==> flow/design.v <==
`timescale 1ns / 1ns
module mux2_1(in_0,in_1,switch,out);
	input[14:0] in_0,in_1;					
	input 					switch;
	output[14:0] out;					
 	reg [14:0] out;					
	always@(in_0 or in_1 or switch) 
		begin
			case(switch)
				1'b0: out = in_1;
				1'b1: out = in_0;
				default: out= 0;
			endcase
		end
endmodule
`timescale 1ns / 1ns
module mux4_1(in_0,in_1,in_2,in_3,mux_sel,out);
 	input[14:0]		in_0, in_1, in_2, in_3;	
	input[1:0]			mux_sel;
	output[14:0] out;			
	reg[14:0] out;			
	always@(in_0 or in_1 or in_2 or in_3 or mux_sel)
		begin
			case(mux_sel)
			 2'b00 : out = in_0;
			 2'b01 : out = in_1;
			 2'b10 : out = in_2;
			 2'b11 : out = in_3;
			 default: out = 0;
			endcase
		end
endmodule 
`timescale 1ns / 1ns
module f_mux8_4(in0_0, in1_0, in2_0, in3_0, in0_1, in1_1, in2_1, in3_1, switch, out_0, out_1, out_2, out_3);
	input[14:0]		in0_0, in1_0, in2_0, in3_0, in0_1, in1_1, in2_1, in3_1;
	input      		switch;
	output[14:0] out_0, out_1, out_2, out_3;		
	mux2_1 M0(.in_0(in0_0), .in_1(in0_1), .switch(switch), .out(out_0));
	mux2_1 M1(.in_0(in1_0), .in_1(in1_1), .switch(switch), .out(out_1));
	mux2_1 M2(.in_0(in2_0), .in_1(in2_1), .switch(switch), .out(out_2));
	mux2_1 M3(.in_0(in3_0), .in_1(in3_1), .switch(switch), .out(out_3));
endmodule
`timescale 1ns / 1ns
module top_mux(in0_0_0, in0_1_0, in0_2_0, in0_3_0, 					
					  in0_0_1, in0_1_1, in0_2_1, in0_3_1,
 					 in1_0_0, in1_1_0, in1_2_0, in1_3_0, 
					 in1_0_1, in1_1_1, in1_2_1, in1_3_1,
 					 in2_0_0, in2_1_0, in2_2_0, in2_3_0, 
					 in2_0_1, in2_1_1, in2_2_1, in2_3_1,
 					 in3_0_0, in3_1_0, in3_2_0, in3_3_0, 
					 in3_0_1, in3_1_1, in3_2_1, in3_3_1,
					 switch,mux_sel,
					 out0_0, out0_1, out0_2, out0_3,
					 out1_0, out1_1, out1_2, out1_3,
					 out2_0, out2_1, out2_2, out2_3,
					 out3_0, out3_1, out3_2, out3_3);
	input[1:0] mux_sel;
	input switch;
	input[14:0] in0_0_0, in0_1_0, in0_2_0, in0_3_0, 						
					  in0_0_1, in0_1_1, in0_2_1, in0_3_1,		
 					 in1_0_0, in1_1_0, in1_2_0, in1_3_0, 		
					 in1_0_1, in1_1_1, in1_2_1, in1_3_1,		
 					 in2_0_0, in2_1_0, in2_2_0, in2_3_0, 		
					 in2_0_1, in2_1_1, in2_2_1, in2_3_1,		
 					 in3_0_0, in3_1_0, in3_2_0, in3_3_0, 		
					 in3_0_1, in3_1_1, in3_2_1, in3_3_1;		
	output[14:0] 	out0_0, out0_1, out0_2, out0_3,					
					 		out1_0, out1_1, out1_2, out1_3,
					 		out2_0, out2_1, out2_2, out2_3,
							out3_0, out3_1, out3_2, out3_3;
	  wire[14:0] m0_0, m0_1, m0_2, m0_3, 						
 						 m1_0, m1_1, m1_2, m1_3, 	
 						 m2_0, m2_1, m2_2, m2_3,	
 						 m3_0, m3_1, m3_2, m3_3; 	
	f_mux8_4 F0(.in0_0(in0_0_0), .in1_0(in0_1_0), .in2_0(in0_2_0), .in3_0(in0_3_0), .in0_1(in0_0_1), .in1_1(in0_1_1), .in2_1(in0_2_1), .in3_1(in0_3_1), .switch(switch), .out_0(m0_0), .out_1(m0_1), .out_2(m0_2), .out_3(m0_3));
	f_mux8_4 F1(.in0_0(in1_0_0), .in1_0(in1_1_0), .in2_0(in1_2_0), .in3_0(in1_3_0), .in0_1(in1_0_1), .in1_1(in1_1_1), .in2_1(in1_2_1), .in3_1(in1_3_1), .switch(switch), .out_0(m1_0), .out_1(m1_1), .out_2(m1_2), .out_3(m1_3));
	f_mux8_4 F2(.in0_0(in2_0_0), .in1_0(in2_1_0), .in2_0(in2_2_0), .in3_0(in2_3_0), .in0_1(in2_0_1), .in1_1(in2_1_1), .in2_1(in2_2_1), .in3_1(in2_3_1), .switch(switch), .out_0(m2_0), .out_1(m2_1), .out_2(m2_2), .out_3(m2_3));
	f_mux8_4 F3(.in0_0(in3_0_0), .in1_0(in3_1_0), .in2_0(in3_2_0), .in3_0(in3_3_0), .in0_1(in3_0_1), .in1_1(in3_1_1), .in2_1(in3_2_1), .in3_1(in3_3_1), .switch(switch), .out_0(m3_0), .out_1(m3_1), .out_2(m3_2), .out_3(m3_3));
	mux4_1 M0_0(.in_0(m0_0), .in_1(m1_0), .in_2(m2_0), .in_3(m3_0), .mux_sel(mux_sel), .out(out0_0));
	mux4_1 M0_1(.in_0(m0_1), .in_1(m1_1), .in_2(m2_1), .in_3(m3_1), .mux_sel(mux_sel), .out(out0_1));
	mux4_1 M0_2(.in_0(m0_2), .in_1(m1_2), .in_2(m2_2), .in_3(m3_2), .mux_sel(mux_sel), .out(out0_2));
	mux4_1 M0_3(.in_0(m0_3), .in_1(m1_3), .in_2(m2_3), .in_3(m3_3), .mux_sel(mux_sel), .out(out0_3));
	mux4_1 M1_0(.in_0(m1_0), .in_1(m2_0), .in_2(m3_0), .in_3(m0_0), .mux_sel(mux_sel), .out(out1_0));
	mux4_1 M1_1(.in_0(m1_1), .in_1(m2_1), .in_2(m3_1), .in_3(m0_1), .mux_sel(mux_sel), .out(out1_1));
	mux4_1 M1_2(.in_0(m1_2), .in_1(m2_2), .in_2(m3_2), .in_3(m0_2), .mux_sel(mux_sel), .out(out1_2));
	mux4_1 M1_3(.in_0(m1_3), .in_1(m2_3), .in_2(m3_3), .in_3(m0_3), .mux_sel(mux_sel), .out(out1_3));
	mux4_1 M2_0(.in_0(m2_0), .in_1(m3_0), .in_2(m0_0), .in_3(m1_0), .mux_sel(mux_sel), .out(out2_0));
	mux4_1 M2_1(.in_0(m2_1), .in_1(m3_1), .in_2(m0_1), .in_3(m1_1), .mux_sel(mux_sel), .out(out2_1));
	mux4_1 M2_2(.in_0(m2_2), .in_1(m3_2), .in_2(m0_2), .in_3(m1_2), .mux_sel(mux_sel), .out(out2_2));
	mux4_1 M2_3(.in_0(m2_3), .in_1(m3_3), .in_2(m0_3), .in_3(m1_3), .mux_sel(mux_sel), .out(out2_3));
	mux4_1 M3_0(.in_0(m3_0), .in_1(m0_0), .in_2(m1_0), .in_3(m2_0), .mux_sel(mux_sel), .out(out3_0));
	mux4_1 M3_1(.in_0(m3_1), .in_1(m0_1), .in_2(m1_1), .in_3(m2_1), .mux_sel(mux_sel), .out(out3_1));
	mux4_1 M3_2(.in_0(m3_2), .in_1(m0_2), .in_2(m1_2), .in_3(m2_2), .mux_sel(mux_sel), .out(out3_2));
	mux4_1 M3_3(.in_0(m3_3), .in_1(m0_3), .in_2(m1_3), .in_3(m2_3), .mux_sel(mux_sel), .out(out3_3));
endmodule
`timescale 1ns / 1ns
module demux1_4( in, mux_sel, out_0, out_1, out_2, out_3);
	input[14:0] in;
	input [1:0] mux_sel;
	output[14:0]  out_0, out_1, out_2, out_3;
	assign out_0 = in;
	assign out_1 = in;
	assign out_2 = in;
	assign out_3 = in;
endmodule
`timescale 1ns / 1ns
module demux1_8( in, switch , mux_sel, out0_0 , out0_1, out1_0 , out1_1, out2_0 , out2_1, out3_0, out3_1);
	input[14:0] in;
	input switch;
	input [1:0] mux_sel;
	output[14:0] out0_0 , out0_1, out1_0 , out1_1, out2_0 , out2_1, out3_0, out3_1;
	wire [14:0] wire_0, wire_1;
	demux1_4 d0( .in(wire_0), .mux_sel(mux_sel), .out_0(out0_0), .out_1(out1_0), .out_2(out2_0), .out_3(out3_0));
	demux1_4 d1( .in(wire_1), .mux_sel(mux_sel), .out_0(out0_1), .out_1(out1_1), .out_2(out2_1), .out_3(out3_1));
	assign wire_0 = in;
	assign wire_1 = in;
endmodule
`timescale 1ns / 1ns
module weight_table0(clk, rst, in_0, in_1 , in_2, in_3, weight_sum);
	input clk,rst;
	input [7:0] in_0,in_1,in_2,in_3;   
	output [14:0] weight_sum;
	reg[14:0] mult_0,mult_1,mult_2,mult_3;
	reg[14:0] temp_0,temp_1,temp_2,temp_3;
	reg[14:0] weight_sum;
	always@(in_1 or in_2 or in_3 or in_0) 
   begin
	  mult_0 = 15'b0;
	  mult_1 = {in_1,7'b0};
	  mult_2 = 15'b0;
	  mult_3 = 15'b0;
   end
	always@(posedge clk) 
	 begin
	  temp_0 <= mult_0;
	  temp_1 <= mult_1;
	  temp_2 <= mult_2;
	  temp_3 <= mult_3;
	 end
  always@(temp_0 or temp_1	or temp_2	or temp_3	)
	 begin
		weight_sum = temp_0 + temp_1	+ temp_2	+temp_3;
	 end	
endmodule
`timescale 1ns / 1ns
module weight_table1(clk, rst, in_0, in_1 , in_2, in_3, weight_sum);
	input clk,rst;
	input [7:0] in_0,in_1,in_2,in_3;   
	output [14:0] weight_sum;
	reg[14:0] mult_0,mult_1,mult_2,mult_3;
	reg[14:0] temp_0,temp_1,temp_2,temp_3;
	reg[14:0] weight_sum;
	always@(in_1 or in_2 or in_3 or in_0) 
   begin
	  mult_0 = {4'b0,in_0,3'b0} + {7'b0,in_0};
	  mult_1 = {1'b0,in_1,6'b0} + {2'b0,in_1,5'b0} + {4'b0,in_1,3'b0} + {5'b0,in_1,2'b0} + {6'b0,in_1,1'b0} + {7'b0,in_1};
	  mult_2 = {3'b0,in_2,4'b0} + {4'b0,in_2,3'b0} + {5'b0,in_2,2'b0} + {7'b0,in_2};
	  mult_3 = {6'b0,in_3,1'b0} + {7'b0,in_3};
   end
	always@(posedge clk) 
	 begin
	  temp_0 <= mult_0;
	  temp_1 <= mult_1;
	  temp_2 <= mult_2;
	  temp_3 <= mult_3;
	 end
  always@(temp_0 or temp_1	or temp_2	or temp_3	)
	 begin
		weight_sum =  temp_1 - temp_0	+ temp_2	- temp_3;
	 end	
endmodule
`timescale 1ns / 1ns
module weight_table2(clk, rst, in_0, in_1 , in_2, in_3, weight_sum);
	input clk,rst;
	input [7:0] in_0,in_1,in_2,in_3;   
	output [14:0] weight_sum;
	reg[14:0] mult_0,mult_1,mult_2,mult_3;
	reg[14:0] temp_0,temp_1,temp_2,temp_3;
	reg[14:0] weight_sum;
	always@(in_1 or in_2 or in_3 or in_0) 
   begin
	  mult_0 = {4'b0,in_0,3'b0};
	  mult_1 = {1'b0,in_1,6'b0} + {4'b0,in_1,3'b0};
	  mult_2 = {1'b0,in_2,6'b0} + {4'b0,in_2,3'b0};
	  mult_3 = {4'b0,in_3,3'b0};
   end
	always@(posedge clk) 
	 begin
	  temp_0 <= mult_0;
	  temp_1 <= mult_1;
	  temp_2 <= mult_2;
	  temp_3 <= mult_3;
	 end
  always@(temp_0 or temp_1	or temp_2	or temp_3	)
	 begin
		weight_sum = temp_1 - temp_0	+ temp_2	- temp_3;
	 end	
endmodule
`timescale 1ns / 1ns
module weight_table3(clk, rst, in_0, in_1 , in_2, in_3, weight_sum);
	input clk,rst;
	input [7:0] in_0,in_1,in_2,in_3;   
	output [14:0] weight_sum;
	reg[14:0] mult_0,mult_1,mult_2,mult_3;
	reg[14:0] temp_0,temp_1,temp_2,temp_3;
	reg[14:0] weight_sum;
	always@(in_1 or in_2 or in_3 or in_0) 
   begin
	  mult_0 = {6'b0,in_0,1'b0} + {7'b0,in_0};
	  mult_1 = {3'b0,in_1,4'b0} + {4'b0,in_1,3'b0} + {5'b0,in_1,2'b0} + {7'b0,in_1};
	  mult_2 = {1'b0,in_2,6'b0} + {2'b0,in_2,5'b0} + {4'b0,in_2,3'b0} + {5'b0,in_2,2'b0} + {6'b0,in_2,1'b0} + {7'b0,in_2};
	  mult_3 = {4'b0,in_3,3'b0} + {7'b0,in_3};
   end
	always@(posedge clk) 
	 begin
	  temp_0 <= mult_0;
	  temp_1 <= mult_1;
	  temp_2 <= mult_2;
	  temp_3 <= mult_3;
	 end
  always@(temp_0 or temp_1	or temp_2	or temp_3	)
	 begin
		weight_sum = temp_1 - temp_0	+ temp_2	- temp_3;
	 end	
endmodule
`timescale 1ns / 1ns
module y_weight_table0(clk, rst, in_0, in_1 , in_2, in_3, weight_sum);
	input clk,rst;
	input [14:0] in_0,in_1,in_2,in_3;   
	output [7:0] weight_sum;
   reg[14:0] weight_sum_temp;
	reg[21:0] mult_0,mult_1,mult_2,mult_3;
	reg[21:0] temp_0,temp_1,temp_2,temp_3;
	always@(in_1 or in_2 or in_3 or in_0) 
   begin
	  mult_0 = 22'b0;
	  mult_1 = {in_1,7'b0};
	  mult_2 = 22'b0;
	  mult_3 = 22'b0;
   end
	always@(posedge clk) 
	 begin
	  temp_0 <= mult_0;
	  temp_1 <= mult_1;
	  temp_2 <= mult_2;
	  temp_3 <= mult_3;
	 end
  always@(temp_0 or temp_1	or temp_2	or temp_3	)
	 begin
		weight_sum_temp = temp_0[21:7] + temp_1[21:7]	+ temp_2[21:7]	+temp_3[21:7];
	 end	
	assign weight_sum = weight_sum_temp[14:7];
endmodule
`timescale 1ns / 1ns
module y_weight_table1(clk, rst, in_0, in_1 , in_2, in_3, weight_sum);
	input clk,rst;
	input [14:0] in_0,in_1,in_2,in_3;   
	output [7:0] weight_sum;
	reg[21:0] mult_0,mult_1,mult_2,mult_3;
	reg[21:0] temp_0,temp_1,temp_2,temp_3;
	reg[14:0] weight_sum_temp;
	always@(in_1 or in_2 or in_3 or in_0) 
   begin
	  mult_0 = {4'b0,in_0,3'b0} + {7'b0,in_0};
	  mult_1 = {1'b0,in_1,6'b0} + {2'b0,in_1,5'b0} + {4'b0,in_1,3'b0} + {5'b0,in_1,2'b0} + {6'b0,in_1,1'b0} + {7'b0,in_1};
	  mult_2 = {3'b0,in_2,4'b0} + {4'b0,in_2,3'b0} + {5'b0,in_2,2'b0} + {7'b0,in_2};
	  mult_3 = {6'b0,in_3,1'b0} + {7'b0,in_3};
   end
	always@(posedge clk) 
	 begin
	  temp_0 <= mult_0;
	  temp_1 <= mult_1;
	  temp_2 <= mult_2;
	  temp_3 <= mult_3;
	 end
  always@(temp_0 or temp_1	or temp_2	or temp_3	)
	 begin
		weight_sum_temp = temp_1[21:7] - temp_0[21:7]	+ temp_2[21:7]	- temp_3[21:7];
	 end	
  assign weight_sum = weight_sum_temp[14:7];
endmodule
`timescale 1ns / 1ns
module y_weight_table2(clk, rst, in_0, in_1 , in_2, in_3, weight_sum);
	input clk,rst;
	input [14:0] in_0,in_1,in_2,in_3;   
	output [7:0] weight_sum;
	reg[21:0] mult_0,mult_1,mult_2,mult_3;
	reg[21:0] temp_0,temp_1,temp_2,temp_3;
	reg[14:0] weight_sum_temp;
	always@(in_1 or in_2 or in_3 or in_0) 
   begin
	  mult_0 = {4'b0,in_0,3'b0};
	  mult_1 = {1'b0,in_1,6'b0} + {4'b0,in_1,3'b0};
	  mult_2 = {1'b0,in_2,6'b0} + {4'b0,in_2,3'b0};
	  mult_3 = {4'b0,in_3,3'b0};
   end
	always@(posedge clk) 
	 begin
	  temp_0 <= mult_0;
	  temp_1 <= mult_1;
	  temp_2 <= mult_2;
	  temp_3 <= mult_3;
	 end
  always@(temp_0 or temp_1	or temp_2	or temp_3	)
	 begin
		weight_sum_temp = temp_1[21:7] - temp_0[21:7]	+ temp_2[21:7]	- temp_3[21:7];
	 end	
  assign weight_sum = weight_sum_temp[14:7];
endmodule
`timescale 1ns / 1ns
module y_weight_table3(clk, rst, in_0, in_1 , in_2, in_3, weight_sum);
	input clk,rst;
	input [14:0] in_0,in_1,in_2,in_3;   
	output [7:0] weight_sum;
	reg[21:0] mult_0,mult_1,mult_2,mult_3;
	reg[21:0] temp_0,temp_1,temp_2,temp_3;
	reg[14:0] weight_sum_temp;
	always@(in_1 or in_2 or in_3 or in_0) 
   begin
	  mult_0 = {6'b0,in_0,1'b0} + {7'b0,in_0};
	  mult_1 = {3'b0,in_1,4'b0} + {5'b0,in_1,2'b0} + {4'b0,in_1,3'b0} + {7'b0,in_1};
	  mult_2 = {1'b0,in_2,6'b0} + {2'b0,in_2,5'b0} + {4'b0,in_2,3'b0} + {5'b0,in_2,2'b0} + {6'b0,in_2,1'b0} + {7'b0,in_2};
	  mult_3 = {4'b0,in_3,3'b0} + {7'b0,in_3};
   end
	always@(posedge clk) 
	 begin
	  temp_0 <= mult_0;
	  temp_1 <= mult_1;
	  temp_2 <= mult_2;
	  temp_3 <= mult_3;
	 end
  always@(temp_0 or temp_1	or temp_2	or temp_3	)
	 begin
		weight_sum_temp = temp_1[21:7] - temp_0[21:7]	+ temp_2[21:7]	- temp_3[21:7];
	 end	
  assign weight_sum = weight_sum_temp[14:7];
endmodule
`timescale 1ns / 1ns
module input_array(clk, rst, act, in, out_0, out_1, out_2, out_3);
 input clk,rst,act;
 input[7:0] in;
 output [7:0] out_0, out_1, out_2, out_3;
 reg [7:0]input_array_0 [0:3];
 reg [7:0]input_array_1 [0:3];
 reg [7:0]input_array_2 [0:3];
 reg [7:0]input_array_3 [0:3];
 reg [1:0] count;
 reg [7:0] out_0, out_1, out_2, out_3;
 reg enable;
 always@(posedge clk or negedge rst) 
 begin
  if(!rst)
   count <= 2'b00;
 else
   begin
    case(act)
     1'b0:
 			count <= count;
     1'b1: begin
   				  if(count==2'b11)
     					 count<= 2'b00;
    				  else
             count <= count+1; 
          end 
	  endcase
   end
 end
 always@(posedge clk)
  begin
   if(act==0) begin
  					 input_array_3[0] <= input_array_3[0];
 					 input_array_3[3] <= input_array_3[3];
  					 input_array_3[2] <= input_array_3[2];
 					 input_array_3[1] <= input_array_3[1];
  					 input_array_2[0] <= input_array_2[0];
 					 input_array_2[3] <= input_array_2[3];
  					 input_array_2[2] <= input_array_2[2];
 					 input_array_2[1] <= input_array_2[1];
  					 input_array_1[0] <= input_array_1[0];
 					 input_array_1[3] <= input_array_1[3];
  					 input_array_1[2] <= input_array_1[2];
 					 input_array_1[1] <= input_array_1[1];
  					 input_array_0[0] <= input_array_0[0];
 					 input_array_0[3] <= input_array_0[3];
  					 input_array_0[2] <= input_array_0[2];
 					 input_array_0[1] <= input_array_0[1];
          end
  else begin
     case(count)		 
  		  3'b00 : begin 
  					 input_array_0[0] <= in;
 					 input_array_3[3] <= input_array_3[2];
  					 input_array_3[2] <= input_array_3[1];
 					 input_array_3[1] <= input_array_3[0];
           end
   		  3'b01 : begin
	           input_array_1[0] <= in;
 					 input_array_0[3] <= input_array_0[2];
  					 input_array_0[2] <= input_array_0[1];
 					 input_array_0[1] <= input_array_0[0];
           end
    		 3'b10 : begin
             input_array_2[0] <= in;
 					 input_array_1[3] <= input_array_1[2];
  					 input_array_1[2] <= input_array_1[1];
 					 input_array_1[1] <= input_array_1[0];
           end
    	  3'b11 : begin
             input_array_3[0] <= in;
 					 input_array_2[3] <= input_array_2[2];
  					 input_array_2[2] <= input_array_2[1];
 					 input_array_2[1] <= input_array_2[0];
           end
     endcase
    end
   end 
 always @ (count or input_array_0[0] or input_array_0[1] or input_array_0[2] or input_array_0[3]or input_array_1[0] or input_array_1[1] or input_array_1[2] or input_array_1[3]or input_array_2[0] or input_array_2[1] or input_array_2[2] or input_array_2[3]or input_array_3[0] or input_array_3[1] or input_array_3[2] or input_array_3[3])
  begin
   case(count)
    2'b01 : begin
					  out_0 = input_array_0[0];
					  out_1 = input_array_0[1];
					  out_2 = input_array_0[2];
					  out_3 = input_array_0[3];
           end
    2'b10 : begin
					  out_0 = input_array_1[0];
					  out_1 = input_array_1[1];
					  out_2 = input_array_1[2];
					  out_3 = input_array_1[3];
           end
    2'b11 : begin
					  out_0 = input_array_2[0];
					  out_1 = input_array_2[1];
					  out_2 = input_array_2[2];
					  out_3 = input_array_2[3];
           end
    2'b00 : begin
					  out_0 = input_array_3[0];
					  out_1 = input_array_3[1];
					  out_2 = input_array_3[2];
					  out_3 = input_array_3[3];
           end
   endcase
end 
endmodule
`timescale 1ns / 1ns
module bicubic(clk, rst, act, in, out_0, out_1, out_2, out_3);
	input clk,rst,act;
	input [7:0] in;
  wire oooooooooooooooo;
	wire [7:0] in_0,in_1,in_2,in_3;   
	output [7:0] out_0, out_1, out_2, out_3;
	wire [1:0] ooooooooooo;
	wire[14:0] x_weight_sum_0;
	wire[14:0] x_weight_sum_1;
	wire[14:0] x_weight_sum_2;
	wire[14:0] x_weight_sum_3;
	wire[7:0] y_weight_sum_0;	
	wire[7:0] y_weight_sum_1;
	wire[7:0] y_weight_sum_2;
	wire[7:0] y_weight_sum_3;
	 input_array A(.clk(clk), .rst(rst), .act(act), .in(in),
					.out_0(in_3), .out_1(in_2), .out_2(in_1), .out_3(in_0));
	reg[14:0] array0_0 [3:0];
	reg[14:0] array0_1 [3:0];
	reg[14:0] array1_0 [3:0];
	reg[14:0] array1_1 [3:0];
	reg[14:0] array2_0 [3:0];
	reg[14:0] array2_1 [3:0];
	reg[14:0] array3_0 [3:0];
	reg[14:0] array3_1 [3:0];
	reg[1:0] mux_sel;
	reg switch;
	wire[14:0] dm0_0_0, dm0_1_0, dm0_2_0, dm0_3_0, 				
					  dm0_0_1, dm0_1_1, dm0_2_1, dm0_3_1,
 					 dm1_0_0, dm1_1_0, dm1_2_0, dm1_3_0, 
					 dm1_0_1, dm1_1_1, dm1_2_1, dm1_3_1,
 					 dm2_0_0, dm2_1_0, dm2_2_0, dm2_3_0, 
					 dm2_0_1, dm2_1_1, dm2_2_1, dm2_3_1,
 					 dm3_0_0, dm3_1_0, dm3_2_0, dm3_3_0, 
					 dm3_0_1, dm3_1_1, dm3_2_1, dm3_3_1;
  wire[14:0]  array0_0_0, array0_1_0, array0_2_0, array0_3_0, 					
					  array0_0_1, array0_1_1, array0_2_1, array0_3_1,
 					 array1_0_0, array1_1_0, array1_2_0, array1_3_0, 
					 array1_0_1, array1_1_1, array1_2_1, array1_3_1,
 					 array2_0_0, array2_1_0, array2_2_0, array2_3_0, 
					 array2_0_1, array2_1_1, array2_2_1, array2_3_1,
 					 array3_0_0, array3_1_0, array3_2_0, array3_3_0, 
					 array3_0_1, array3_1_1, array3_2_1, array3_3_1;
	wire[14:0]  y_in0_0,y_in0_1,y_in0_2,y_in0_3,				
					  y_in1_0,y_in1_1,y_in1_2,y_in1_3,
					  y_in2_0,y_in2_1,y_in2_2,y_in2_3,
					  y_in3_0,y_in3_1,y_in3_2,y_in3_3;
	assign array0_0_0= array0_0[0];		
	assign array0_1_0= array0_0[1];		
	assign array0_2_0= array0_0[2];		
	assign array0_3_0= array0_0[3];		
	assign array1_0_0= array1_0[0];		
	assign array1_1_0= array1_0[1];		
	assign array1_2_0= array1_0[2];		
	assign array1_3_0= array1_0[3];		
	assign array2_0_0= array2_0[0];		
	assign array2_1_0= array2_0[1];		
	assign array2_2_0= array2_0[2];		
	assign array2_3_0= array2_0[3];		
	assign array3_0_0= array3_0[0];		
	assign array3_1_0= array3_0[1];		
	assign array3_2_0= array3_0[2];		
	assign array3_3_0= array3_0[3];		
	assign array0_0_1= array0_1[0];		
	assign array0_1_1= array0_1[1];		
	assign array0_2_1= array0_1[2];		
	assign array0_3_1= array0_1[3];		
	assign array1_0_1= array1_1[0];		
	assign array1_1_1= array1_1[1];		
	assign array1_2_1= array1_1[2];		
	assign array1_3_1= array1_1[3];		
	assign array2_0_1= array2_1[0];		
	assign array2_1_1= array2_1[1];		
	assign array2_2_1= array2_1[2];		
	assign array2_3_1= array2_1[3];		
	assign array3_0_1= array3_1[0];		
	assign array3_1_1= array3_1[1];		
	assign array3_2_1= array3_1[2];		
	assign array3_3_1= array3_1[3];		
	assign out_0 = y_weight_sum_0;
	assign out_1 = y_weight_sum_1;
	assign out_2 = y_weight_sum_2;
	assign out_3 = y_weight_sum_3;
	weight_table0 x0(.clk(clk), .rst(rst), .in_0(in_0), .in_1(in_1), .in_2(in_2), .in_3(in_3), .weight_sum(x_weight_sum_0));
	weight_table1 x1(.clk(clk), .rst(rst), .in_0(in_0), .in_1(in_1), .in_2(in_2), .in_3(in_3), .weight_sum(x_weight_sum_1));
	weight_table2 x2(.clk(clk), .rst(rst), .in_0(in_0), .in_1(in_1), .in_2(in_2), .in_3(in_3), .weight_sum(x_weight_sum_2));
	weight_table3 x3(.clk(clk), .rst(rst), .in_0(in_0), .in_1(in_1), .in_2(in_2), .in_3(in_3), .weight_sum(x_weight_sum_3));
	demux1_8 dm0( .in(x_weight_sum_0), .switch(switch) , .mux_sel(mux_sel), .out0_0(dm0_0_0) , .out0_1(dm0_0_1), .out1_0(dm0_1_0) , .out1_1(dm0_1_1), .out2_0(dm0_2_0) , .out2_1(dm0_2_1), .out3_0(dm0_3_0), .out3_1(dm0_3_1));
	demux1_8 dm1( .in(x_weight_sum_1), .switch(switch) , .mux_sel(mux_sel), .out0_0(dm1_0_0) , .out0_1(dm1_0_1), .out1_0(dm1_1_0) , .out1_1(dm1_1_1), .out2_0(dm1_2_0) , .out2_1(dm1_2_1), .out3_0(dm1_3_0), .out3_1(dm1_3_1));
	demux1_8 dm2( .in(x_weight_sum_2), .switch(switch) , .mux_sel(mux_sel), .out0_0(dm2_0_0) , .out0_1(dm2_0_1), .out1_0(dm2_1_0) , .out1_1(dm2_1_1), .out2_0(dm2_2_0) , .out2_1(dm2_2_1), .out3_0(dm2_3_0), .out3_1(dm2_3_1));
	demux1_8 dm3( .in(x_weight_sum_3), .switch(switch) , .mux_sel(mux_sel), .out0_0(dm3_0_0) , .out0_1(dm3_0_1), .out1_0(dm3_1_0) , .out1_1(dm3_1_1), .out2_0(dm3_2_0) , .out2_1(dm3_2_1), .out3_0(dm3_3_0), .out3_1(dm3_3_1));
	top_mux top(.in0_0_0(array0_0_0), .in0_1_0(array0_1_0), .in0_2_0(array0_2_0), .in0_3_0(array0_3_0), 					
					  .in0_0_1(array0_0_1), .in0_1_1(array0_1_1), .in0_2_1(array0_2_1), .in0_3_1(array0_3_1),
						.in1_0_0(array1_0_0), .in1_1_0(array1_1_0), .in1_2_0(array1_2_0), .in1_3_0(array1_3_0), 							
						.in1_0_1(array1_0_1), .in1_1_1(array1_1_1), .in1_2_1(array1_2_1), .in1_3_1(array1_3_1),							
						.in2_0_0(array2_0_0), .in2_1_0(array2_1_0), .in2_2_0(array2_2_0), .in2_3_0(array2_3_0), 							
						.in2_0_1(array2_0_1), .in2_1_1(array2_1_1), .in2_2_1(array2_2_1), .in2_3_1(array2_3_1),									
 						.in3_0_0(array3_0_0), .in3_1_0(array3_1_0), .in3_2_0(array3_2_0), .in3_3_0(array3_3_0), 							
						.in3_0_1(array3_0_1), .in3_1_1(array3_1_1), .in3_2_1(array3_2_1), .in3_3_1(array3_3_1),	
						.switch(switch), .mux_sel(mux_sel),					
					 .out0_0(y_in0_0), .out0_1(y_in0_1), .out0_2(y_in0_2), .out0_3(y_in0_3),
					 .out1_0(y_in1_0), .out1_1(y_in1_1), .out1_2(y_in1_2), .out1_3(y_in1_3),
					 .out2_0(y_in2_0), .out2_1(y_in2_1), .out2_2(y_in2_2), .out2_3(y_in2_3),
					 .out3_0(y_in3_0), .out3_1(y_in3_1), .out3_2(y_in3_2), .out3_3(y_in3_3));
	y_weight_table0 y0(.clk(clk), .rst(rst), .in_0(y_in0_0), .in_1(y_in0_1), .in_2(y_in0_2), .in_3(y_in0_3), .weight_sum(y_weight_sum_0));
	y_weight_table1 y1(.clk(clk), .rst(rst), .in_0(y_in1_0), .in_1(y_in1_1), .in_2(y_in1_2), .in_3(y_in1_3), .weight_sum(y_weight_sum_1));
	y_weight_table2 y2(.clk(clk), .rst(rst), .in_0(y_in2_0), .in_1(y_in2_1), .in_2(y_in2_2), .in_3(y_in2_3), .weight_sum(y_weight_sum_2));
	y_weight_table3 y3(.clk(clk), .rst(rst), .in_0(y_in3_0), .in_1(y_in3_1), .in_2(y_in3_2), .in_3(y_in3_3), .weight_sum(y_weight_sum_3));
	always@(posedge clk or negedge rst)
	 begin
		if(!rst)
			mux_sel <=2'b10;
		else begin
		 case(act)
       1'b0: mux_sel <= mux_sel;
       1'b1: begin 
		 				if(mux_sel == 2'b11)
				 			mux_sel <= 2'b00;
						else
				 			mux_sel <= mux_sel +1;
					  end
 		  endcase
      end
	  end
	always@(posedge clk or negedge rst) 
	 begin
		if(!rst)
			switch <= 1;
		else
		 if(mux_sel == 2'b11)
			switch <= !switch;
		 else 
			switch <=switch;
	 end
	always@(posedge clk )
	  begin
			case({switch,mux_sel})
					3'b000: begin  
									array0_0[0] <= dm0_0_0;
									array1_0[0] <= dm1_0_0;
									array2_0[0] <= dm2_0_0;
									array3_0[0] <= dm3_0_0;
								 end
					3'b001: begin  
									array0_0[1] <= dm0_1_0;
									array1_0[1] <= dm1_1_0;
									array2_0[1] <= dm2_1_0;
									array3_0[1] <= dm3_1_0;
								 end
					3'b010: begin  
									array0_0[2] <= dm0_2_0;
									array1_0[2] <= dm1_2_0;
									array2_0[2] <= dm2_2_0;
									array3_0[2] <= dm3_2_0;
								 end
					3'b011: begin  
									array0_0[3] <= dm0_3_0;
									array1_0[3] <= dm1_3_0;
									array2_0[3] <= dm2_3_0;
									array3_0[3] <= dm3_3_0;
								 end
					3'b100: begin  
									array0_1[0] <= dm0_0_1;
									array1_1[0] <= dm1_0_1;
									array2_1[0] <= dm2_0_1;
									array3_1[0] <= dm3_0_1;
								 end
					3'b101: begin  
									array0_1[1] <= dm0_1_1;
									array1_1[1] <= dm1_1_1;
									array2_1[1] <= dm2_1_1;
									array3_1[1] <= dm3_1_1;
								 end
					3'b110: begin  
									array0_1[2] <= dm0_2_1;
									array1_1[2] <= dm1_2_1;
									array2_1[2] <= dm2_2_1;
									array3_1[2] <= dm3_2_1;
								 end
					3'b111: begin  
									array0_1[3] <= dm0_3_1;
									array1_1[3] <= dm1_3_1;
									array2_1[3] <= dm2_3_1;
									array3_1[3] <= dm3_3_1;
								 end
	 			endcase
	  end
endmodule
# Reports on bicubic
# What the tools print for bicubic, step after step.
# Line numbers count from 1 in the design file above.
# Library cell names are shortened.
inputs:
  design: "bicubic"
  clock_port: "clk"
  lib: "sky130hd"
  lib_corner: "tt_025C_1v80"

# After elaboration
# Source: Yosys, flattened and elaborated. Widths are those after wreduce. Registers that Yosys merges into a memory's read port (data or address) are not register bits. Print and check cells do not count. Equal cells are merged and count once.
word_totals:
  reg_bits: 996
  input_bits: 11
classes:
  n_mux: 37
  addsub: 64
  equal: 13
  reduce_logical: 8
  bitwise: 1
op_table:
  columns: ["operator", "n"]
  rows:
  - ["case mux 15 bit (select 4 bit)", 13]
  - ["case mux 15 bit (select 2 bit)", 16]
  - ["case mux 8 bit (select 4 bit)", 4]
  - ["subtractor 15 bit", 8]
  - ["adder 15 bit", 6]
  - ["adder 22 x 15 -> 22 bit", 4]
  - ["adder 22 x 17 -> 22 bit", 3]
  - ["adder 22 x 18 -> 22 bit", 3]
  - ["adder 15 x 10 -> 15 bit", 4]
  - ["subtractor 15 x 11 -> 15 bit", 4]
  - ["adder 15 x 8 -> 15 bit", 4]
  - ["adder 21 x 18 -> 22 bit", 2]
  - ["adder 21 x 20 -> 22 bit", 2]
  - ["adder 22 x 16 -> 22 bit", 2]
  - ["adder 18 x 15 -> 19 bit", 2]
  - ["adder 16 x 15 -> 17 bit", 2]
  - ["adder 14 x 11 -> 15 bit", 2]
  - ["adder 14 x 13 -> 15 bit", 2]
  - ["adder 15 x 11 -> 15 bit", 2]
  - ["adder 15 x 9 -> 15 bit", 2]
  - ["adder 12 x 11 -> 13 bit", 2]
  - ["adder 11 x 8 -> 12 bit", 2]
  - ["adder 19 x 17 -> 20 bit", 1]
  - ["adder 19 x 18 -> 20 bit", 1]
  - ["adder 9 x 8 -> 10 bit", 2]
  - ["== test 3 bit (second input constant)", 4]
  - ["== test 2 bit (second input constant)", 4]
  - ["AND reduction 2 bit", 4]
# Not listed: further kinds 9, cells in them 16.

# Depth
# Longest topological path by Yosys (ltp), each cell counted once; first at word level (registers and memories cut), then after technology mapping (sequential cells cut; the memories' decode and read muxes count).
depth:
  depth_word: 8
  ABC_AREA: 0
  depth_mapped: 30
  mapped_depth_nobuf: 24

# After synthesis
# The flow's flattened synthesis, as Yosys stat reports it; memories are mapped. The netlist is that of the ABC_AREA named above (0 if unset); the other value can give another one.
synth_totals:
  buffers: 124
  seq_area_um2: 21888.5
  mapped_area_um2: 50367.1
  stdcells: 4426
  ff_cells: 828
types:
  columns: ["type", "n", "area_total_um2"]
  rows:
  - ["edfxtp_1", 528, 1.59E+04]
  - ["fa_1", 302, 6.05E+03]
  - ["dfxtp_1", 295, 5.91E+03]
  - ["ha_1", 439, 5.49E+03]
  - ["inv_1", 618, 2.32E+03]
  - ["xnor2_1", 191, 1.67E+03]
  - ["mux2i_1", 140, 1.4E+03]
  - ["nor2_1", 348, 1.31E+03]
  - ["mux2_2", 99, 1.11E+03]
  - ["a21oi_1", 195, 975.936]
  - ["xor2_1", 85, 744.464]
  - ["nand2_1", 157, 589.315]
  - ["o21ai_0", 112, 560.538]
  - ["a21o_1", 67, 502.982]
  - ["nor3_1", 96, 480.461]
  - ["o21a_1", 54, 405.389]
  - ["o22ai_1", 56, 350.336]
  - ["a222oi_1", 31, 310.298]
# Other cell types: 64; their cells: 613.
# The figures by module come from a second, unflattened synthesis with its own total; it is not the netlist above.
unflattened:
  cells_unflattened: 4710
  hier_area_um2: 61826.8
# Rows give one instance, submodules left out.
modules:
  columns: ["mod", "mod_area_um2", "n_cells", "instances"]
  rows:
  - ["bicubic", 14630.3, 502, 1]
  - ["y_weight_table1", 6498.7, 664, 1]
  - ["mux4_1", 392.9, 18, 16]
  - ["y_weight_table3", 6231.0, 621, 1]
  - ["input_array", 4902.2, 257, 1]
  - ["weight_table3", 4834.6, 498, 1]
  - ["weight_table1", 4814.6, 488, 1]
  - ["mux2_1", 237.7, 17, 16]
  - ["demux1_4", 450.4, 60, 8]
  - ["y_weight_table2", 3394.5, 360, 1]
  - ["weight_table2", 2451.1, 256, 1]
  - ["weight_table0", 216.5, 16, 1]
  - ["y_weight_table0", 160.2, 8, 1]
  - ["demux1_8", 0.0, 0, 4]
# Modules not listed: 2.

# Timing after synthesis
# Source: OpenSTA report_checks on the synthesized netlist (no wires, ideal clock, input and output delay 20% of the period each), path of least setup slack; recovery checks are left aside. Register names are those of the netlist, which keeps one name where synthesis merged equal registers.
synth_path:
  kind: "flip-flop to flip-flop"
  startpoint: "reg switch"
  endpoint: "reg y3.temp_2[21]"
  driving_pins: 29
  path_buffers: 10
  arrival_ns: 7.258
  t_first_pin_ns: 0.000
  setup_time_ns: 0.072
  tclk_ns: 10.0
  setup_slack_ns: 2.669
  delay_ns: 7.330
  synth_period_reached_ns: 7.331
# "delay_ns" = arrival - input delay + setup time.
# "driving_pins" counts driving pins, that of a launching flip-flop among them; a cell with two outputs on the path counts twice.
# "synth_period_reached_ns" is the clock period less the worst setup slack; recovery checks do not enter. This is arithmetic on one report: input and output delays are still those of the set period (20% each).
# The rows between start and end are the longest chain of elaborated cells between them; the timing report does not say that the signal goes this way. Where chains are equally long, one stands for them.
# A line is the first line of the expression or statement that the cell stems from. Yosys adds cells for indexed reads and writes and turns some case tables into memories.
# At most two assigning lines are given for a register; there are more.
synth_between:
  path_cell_list: "dfstp_2 -> buf_6 -> buf_6 -> buf_4 -> buf_2 -> buf_4 -> buf_4 -> buf_2 -> buf_4 -> buf_2 -> buf_2 -> mux2_2 -> a22oi_1 -> inv_1 -> fa_1 -> fa_1 -> inv_1 -> fa_1 -> inv_1 -> ha_1 -> o21a_1 -> a2111oi_0 -> o311ai_0 -> o21a_1 -> o31a_1 -> nor4_1 -> a21oi_1 -> a21oi_1 -> xnor2_1"
  elab_chain_cells: 8
synth_lines:
  columns: ["element", "line_no", "source"]
  rows:
  - ["start: declaration", 474, "reg switch;"]
  - ["start: assignment", 578, "switch <= !switch;"]
  - ["start: assignment", 580, "switch <=switch;"]
  - ["inverter 1 bit", 9, "case(switch)"]
  - ["case mux 15 bit (select 2 bit)", 9, null]
  - ["case mux 15 bit (select 4 bit)", 24, "case(mux_sel)"]
  - ["adder 21 x 20 -> 22 bit", 322, "mult_2 = {1'b0,in_2,6'b0} + {2'b0,in_2,5'b0} + {4'b0,in_2,3'b0} + {5'b0,in_2,2'b0} + {6'b0,in_2,1'b0} + {7'b0, ..."]
  - ["adder 22 x 18 -> 22 bit", 322, null]
  - ["adder 22 x 17 -> 22 bit", 322, null]
  - ["adder 22 x 16 -> 22 bit", 322, null]
  - ["adder 22 x 15 -> 22 bit", 322, null]
  - ["end: assignment", 329, "temp_2 <= mult_2;"]
  - ["end: declaration", 316, "reg[21:0] temp_0,temp_1,temp_2,temp_3;"]

# Path in the finished layout
# From the final timing report of flow run 1: the path of least setup slack in the routed layout; clock arrival at registers is part of the times.
layout_path:
  kind: "flip-flop to output port"
  startpoint: "reg y2.temp_3[7]"
  endpoint: "out out_2[7]"
  arrival_ns: 5.15
  tclk_ns: 6.85
  t_first_pin_ns: 0.70
  setup_slack_ns: 0.33
  driving_pins: 19
  path_buffers: 2
  output_delay_ns: 1.37
# The rows between start and end are the longest chain of elaborated cells between them; the timing report does not say that the signal goes this way. Where chains are equally long, one stands for them.
layout_between:
  path_cell_list: "dfxtp_1 -> inv_1 -> fa_1 -> inv_1 -> fa_1 -> inv_1 -> ha_1 -> and3b_1 -> o21a_1 -> o21a_1 -> o21ai_0 -> a21oi_1 -> nor3_1 -> nor3_1 -> buf_4 -> a41o_1 -> o41ai_1 -> xnor2_1 -> clkdlybuf4s50_1"
  elab_chain_cells: 1
layout_lines:
  columns: ["element", "line_no", "source"]
  rows:
  - ["start: declaration", 288, "reg[21:0] temp_0,temp_1,temp_2,temp_3;"]
  - ["start: assignment", 302, "temp_3 <= mult_3;"]
  - ["subtractor 15 x 11 -> 15 bit", 306, "weight_sum_temp = temp_1[21:7] - temp_0[21:7] + temp_2[21:7] - temp_3[21:7];"]
  - ["end: declaration", 453, "output [7:0] out_0, out_1, out_2, out_3;"]

Hand-over note for bicubic

bicubic through Yosys and OpenROAD on sky130hd: 4 stored runs, unordered, with their settings and measured results. The constraints put input and output delay at 20% of the set period each and load the outputs with 0.01 pF.
"period_less_ws_ns": clock period set for the run, less the worst setup slack. It is reckoned from that one timing run; input and output delays stay at 20% of the period that was set.
"timing.worst_path_ns" = time allowed to the worst setup path (clock period - input delay - output delay, where it has them) - its slack; a late launch clock adds to it, a late capture clock takes from it.

--- flow run 1 ---
==> flow/run.sh <==
#!/bin/bash
# the make line also repeats the synthesis and layout settings of config.mk as NAME=value (left out here)
make -C /OpenROAD-flow-scripts/flow DESIGN_CONFIG=/design/flow/config.mk WORK_HOME=/design/flow/orfs CLKGATE_MAP_FILE= finish
==> flow/config.mk <==
export PLATFORM = sky130hd
export DESIGN_NAME = bicubic
export DESIGN_NICKNAME = bicubic
export VERILOG_FILES = /design/flow/design.v
export SDC_FILE = /design/flow/constraint.sdc
export NUM_CORES = 4
export LEC_CHECK = 0
export ABC_AREA = 0
export CAP_MARGIN = 20
export CORE_ASPECT_RATIO = 1.15
export CORE_MARGIN = 2
export CORE_UTILIZATION = 33
export CTS_CLUSTER_DIAMETER = 166
export GPL_TIMING_DRIVEN = 1
export MAX_ROUTING_LAYER = met4
export SLEW_MARGIN = 40
==> flow/constraint.sdc <==
create_clock -name core_clock -period 6.85 [get_ports {clk}]
set_input_delay 1.3700 -clock core_clock [delete_from_list [all_inputs] [get_ports {clk}]]
set_output_delay 1.3700 -clock core_clock [all_outputs]
set_load 0.01 [all_outputs]

==> results, as YAML <==
results:
  timing.worst_path_ns: 5.15
  worst_setup_path_type: "flip-flop to output port"
  period_less_ws_ns: 6.519
  final_hold_ws_ns: 0.443
  synthesis_area_um2: 50367.1
  finalUtil_frac: 0.376
  final_setup_ws_ns: 0.331
  die_um2: 155775.0

--- flow run 2 ---
==> flow/run.sh <==
#!/bin/bash
# the make line also repeats the synthesis and layout settings of config.mk as NAME=value (left out here)
make -C /OpenROAD-flow-scripts/flow DESIGN_CONFIG=/design/flow/config.mk WORK_HOME=/design/flow/orfs CLKGATE_MAP_FILE= finish
==> flow/config.mk <==
export PLATFORM = sky130hd
export DESIGN_NAME = bicubic
export DESIGN_NICKNAME = bicubic
export VERILOG_FILES = /design/flow/design.v
export SDC_FILE = /design/flow/constraint.sdc
export NUM_CORES = 4
export LEC_CHECK = 0
export ABC_AREA = 1
export CAP_MARGIN = 20
export CELL_PAD_IN_SITES_DETAIL_PLACEMENT = 2
export CELL_PAD_IN_SITES_GLOBAL_PLACEMENT = 1
export CORE_ASPECT_RATIO = 0.96
export CORE_MARGIN = 4
export CORE_UTILIZATION = 43
export CTS_CLUSTER_DIAMETER = 175
export CTS_CLUSTER_SIZE = 19
export GPL_ROUTABILITY_DRIVEN = 0
export GPL_TIMING_DRIVEN = 1
export HOLD_SLACK_MARGIN = 0.07
export MAX_ROUTING_LAYER = met4
export MIN_ROUTING_LAYER = met2
export PLACE_DENSITY = 0.45
export SETUP_SLACK_MARGIN = 0.95
export SLEW_MARGIN = 20
==> flow/constraint.sdc <==
create_clock -name core_clock -period 8.31 [get_ports {clk}]
set_input_delay 1.6620 -clock core_clock [delete_from_list [all_inputs] [get_ports {clk}]]
set_output_delay 1.6620 -clock core_clock [all_outputs]
set_load 0.01 [all_outputs]

==> results, as YAML <==
results:
  timing.worst_path_ns: 6.78
  worst_setup_path_type: "flip-flop to flip-flop"
  period_less_ws_ns: 6.780
  final_hold_ws_ns: 0.431
  synthesis_area_um2: 52497.8
  finalUtil_frac: 0.467
  final_setup_ws_ns: 1.530
  die_um2: 127743.0

--- flow run 3 ---
==> flow/run.sh <==
#!/bin/bash
# the make line also repeats the synthesis and layout settings of config.mk as NAME=value (left out here)
make -C /OpenROAD-flow-scripts/flow DESIGN_CONFIG=/design/flow/config.mk WORK_HOME=/design/flow/orfs CLKGATE_MAP_FILE= finish
==> flow/config.mk <==
export PLATFORM = sky130hd
export DESIGN_NAME = bicubic
export DESIGN_NICKNAME = bicubic
export VERILOG_FILES = /design/flow/design.v
export SDC_FILE = /design/flow/constraint.sdc
export NUM_CORES = 4
export LEC_CHECK = 0
export CAP_MARGIN = 20
export CORE_MARGIN = 2
export CORE_UTILIZATION = 59
export SLEW_MARGIN = 20
==> flow/constraint.sdc <==
create_clock -name core_clock -period 7.29 [get_ports {clk}]
set_input_delay 1.4580 -clock core_clock [delete_from_list [all_inputs] [get_ports {clk}]]
set_output_delay 1.4580 -clock core_clock [all_outputs]
set_load 0.01 [all_outputs]

==> results, as YAML <==
results:
  timing.worst_path_ns: 5.34
  worst_setup_path_type: "flip-flop to output port"
  period_less_ws_ns: 6.801
  final_hold_ws_ns: 0.440
  synthesis_area_um2: 50367.1
  finalUtil_frac: 0.655
  final_setup_ws_ns: 0.489
  die_um2: 87719.6

--- flow run 4 ---
==> flow/run.sh <==
#!/bin/bash
# the make line also repeats the synthesis and layout settings of config.mk as NAME=value (left out here)
make -C /OpenROAD-flow-scripts/flow DESIGN_CONFIG=/design/flow/config.mk WORK_HOME=/design/flow/orfs CLKGATE_MAP_FILE= finish
==> flow/config.mk <==
export PLATFORM = sky130hd
export DESIGN_NAME = bicubic
export DESIGN_NICKNAME = bicubic
export VERILOG_FILES = /design/flow/design.v
export SDC_FILE = /design/flow/constraint.sdc
export NUM_CORES = 4
export LEC_CHECK = 0
export CAP_MARGIN = 20
export CELL_PAD_IN_SITES_DETAIL_PLACEMENT = 1
export CORE_MARGIN = 5
export CORE_UTILIZATION = 31
export MAX_ROUTING_LAYER = met5
export PLACE_DENSITY_LB_ADDON = 0.23
export SETUP_SLACK_MARGIN = -0.35
export SLEW_MARGIN = 35
==> flow/constraint.sdc <==
create_clock -name core_clock -period 5.09 [get_ports {clk}]
set_input_delay 1.0180 -clock core_clock [delete_from_list [all_inputs] [get_ports {clk}]]
set_output_delay 1.0180 -clock core_clock [all_outputs]
set_load 0.01 [all_outputs]

==> results, as YAML <==
results:
  timing.worst_path_ns: 5.57
  worst_setup_path_type: "flip-flop to flip-flop"
  period_less_ws_ns: 5.568
  final_hold_ws_ns: 0.445
  synthesis_area_um2: 50367.1
  finalUtil_frac: 0.387
  final_setup_ws_ns: -0.478
  die_um2: 170635.0

End of note.
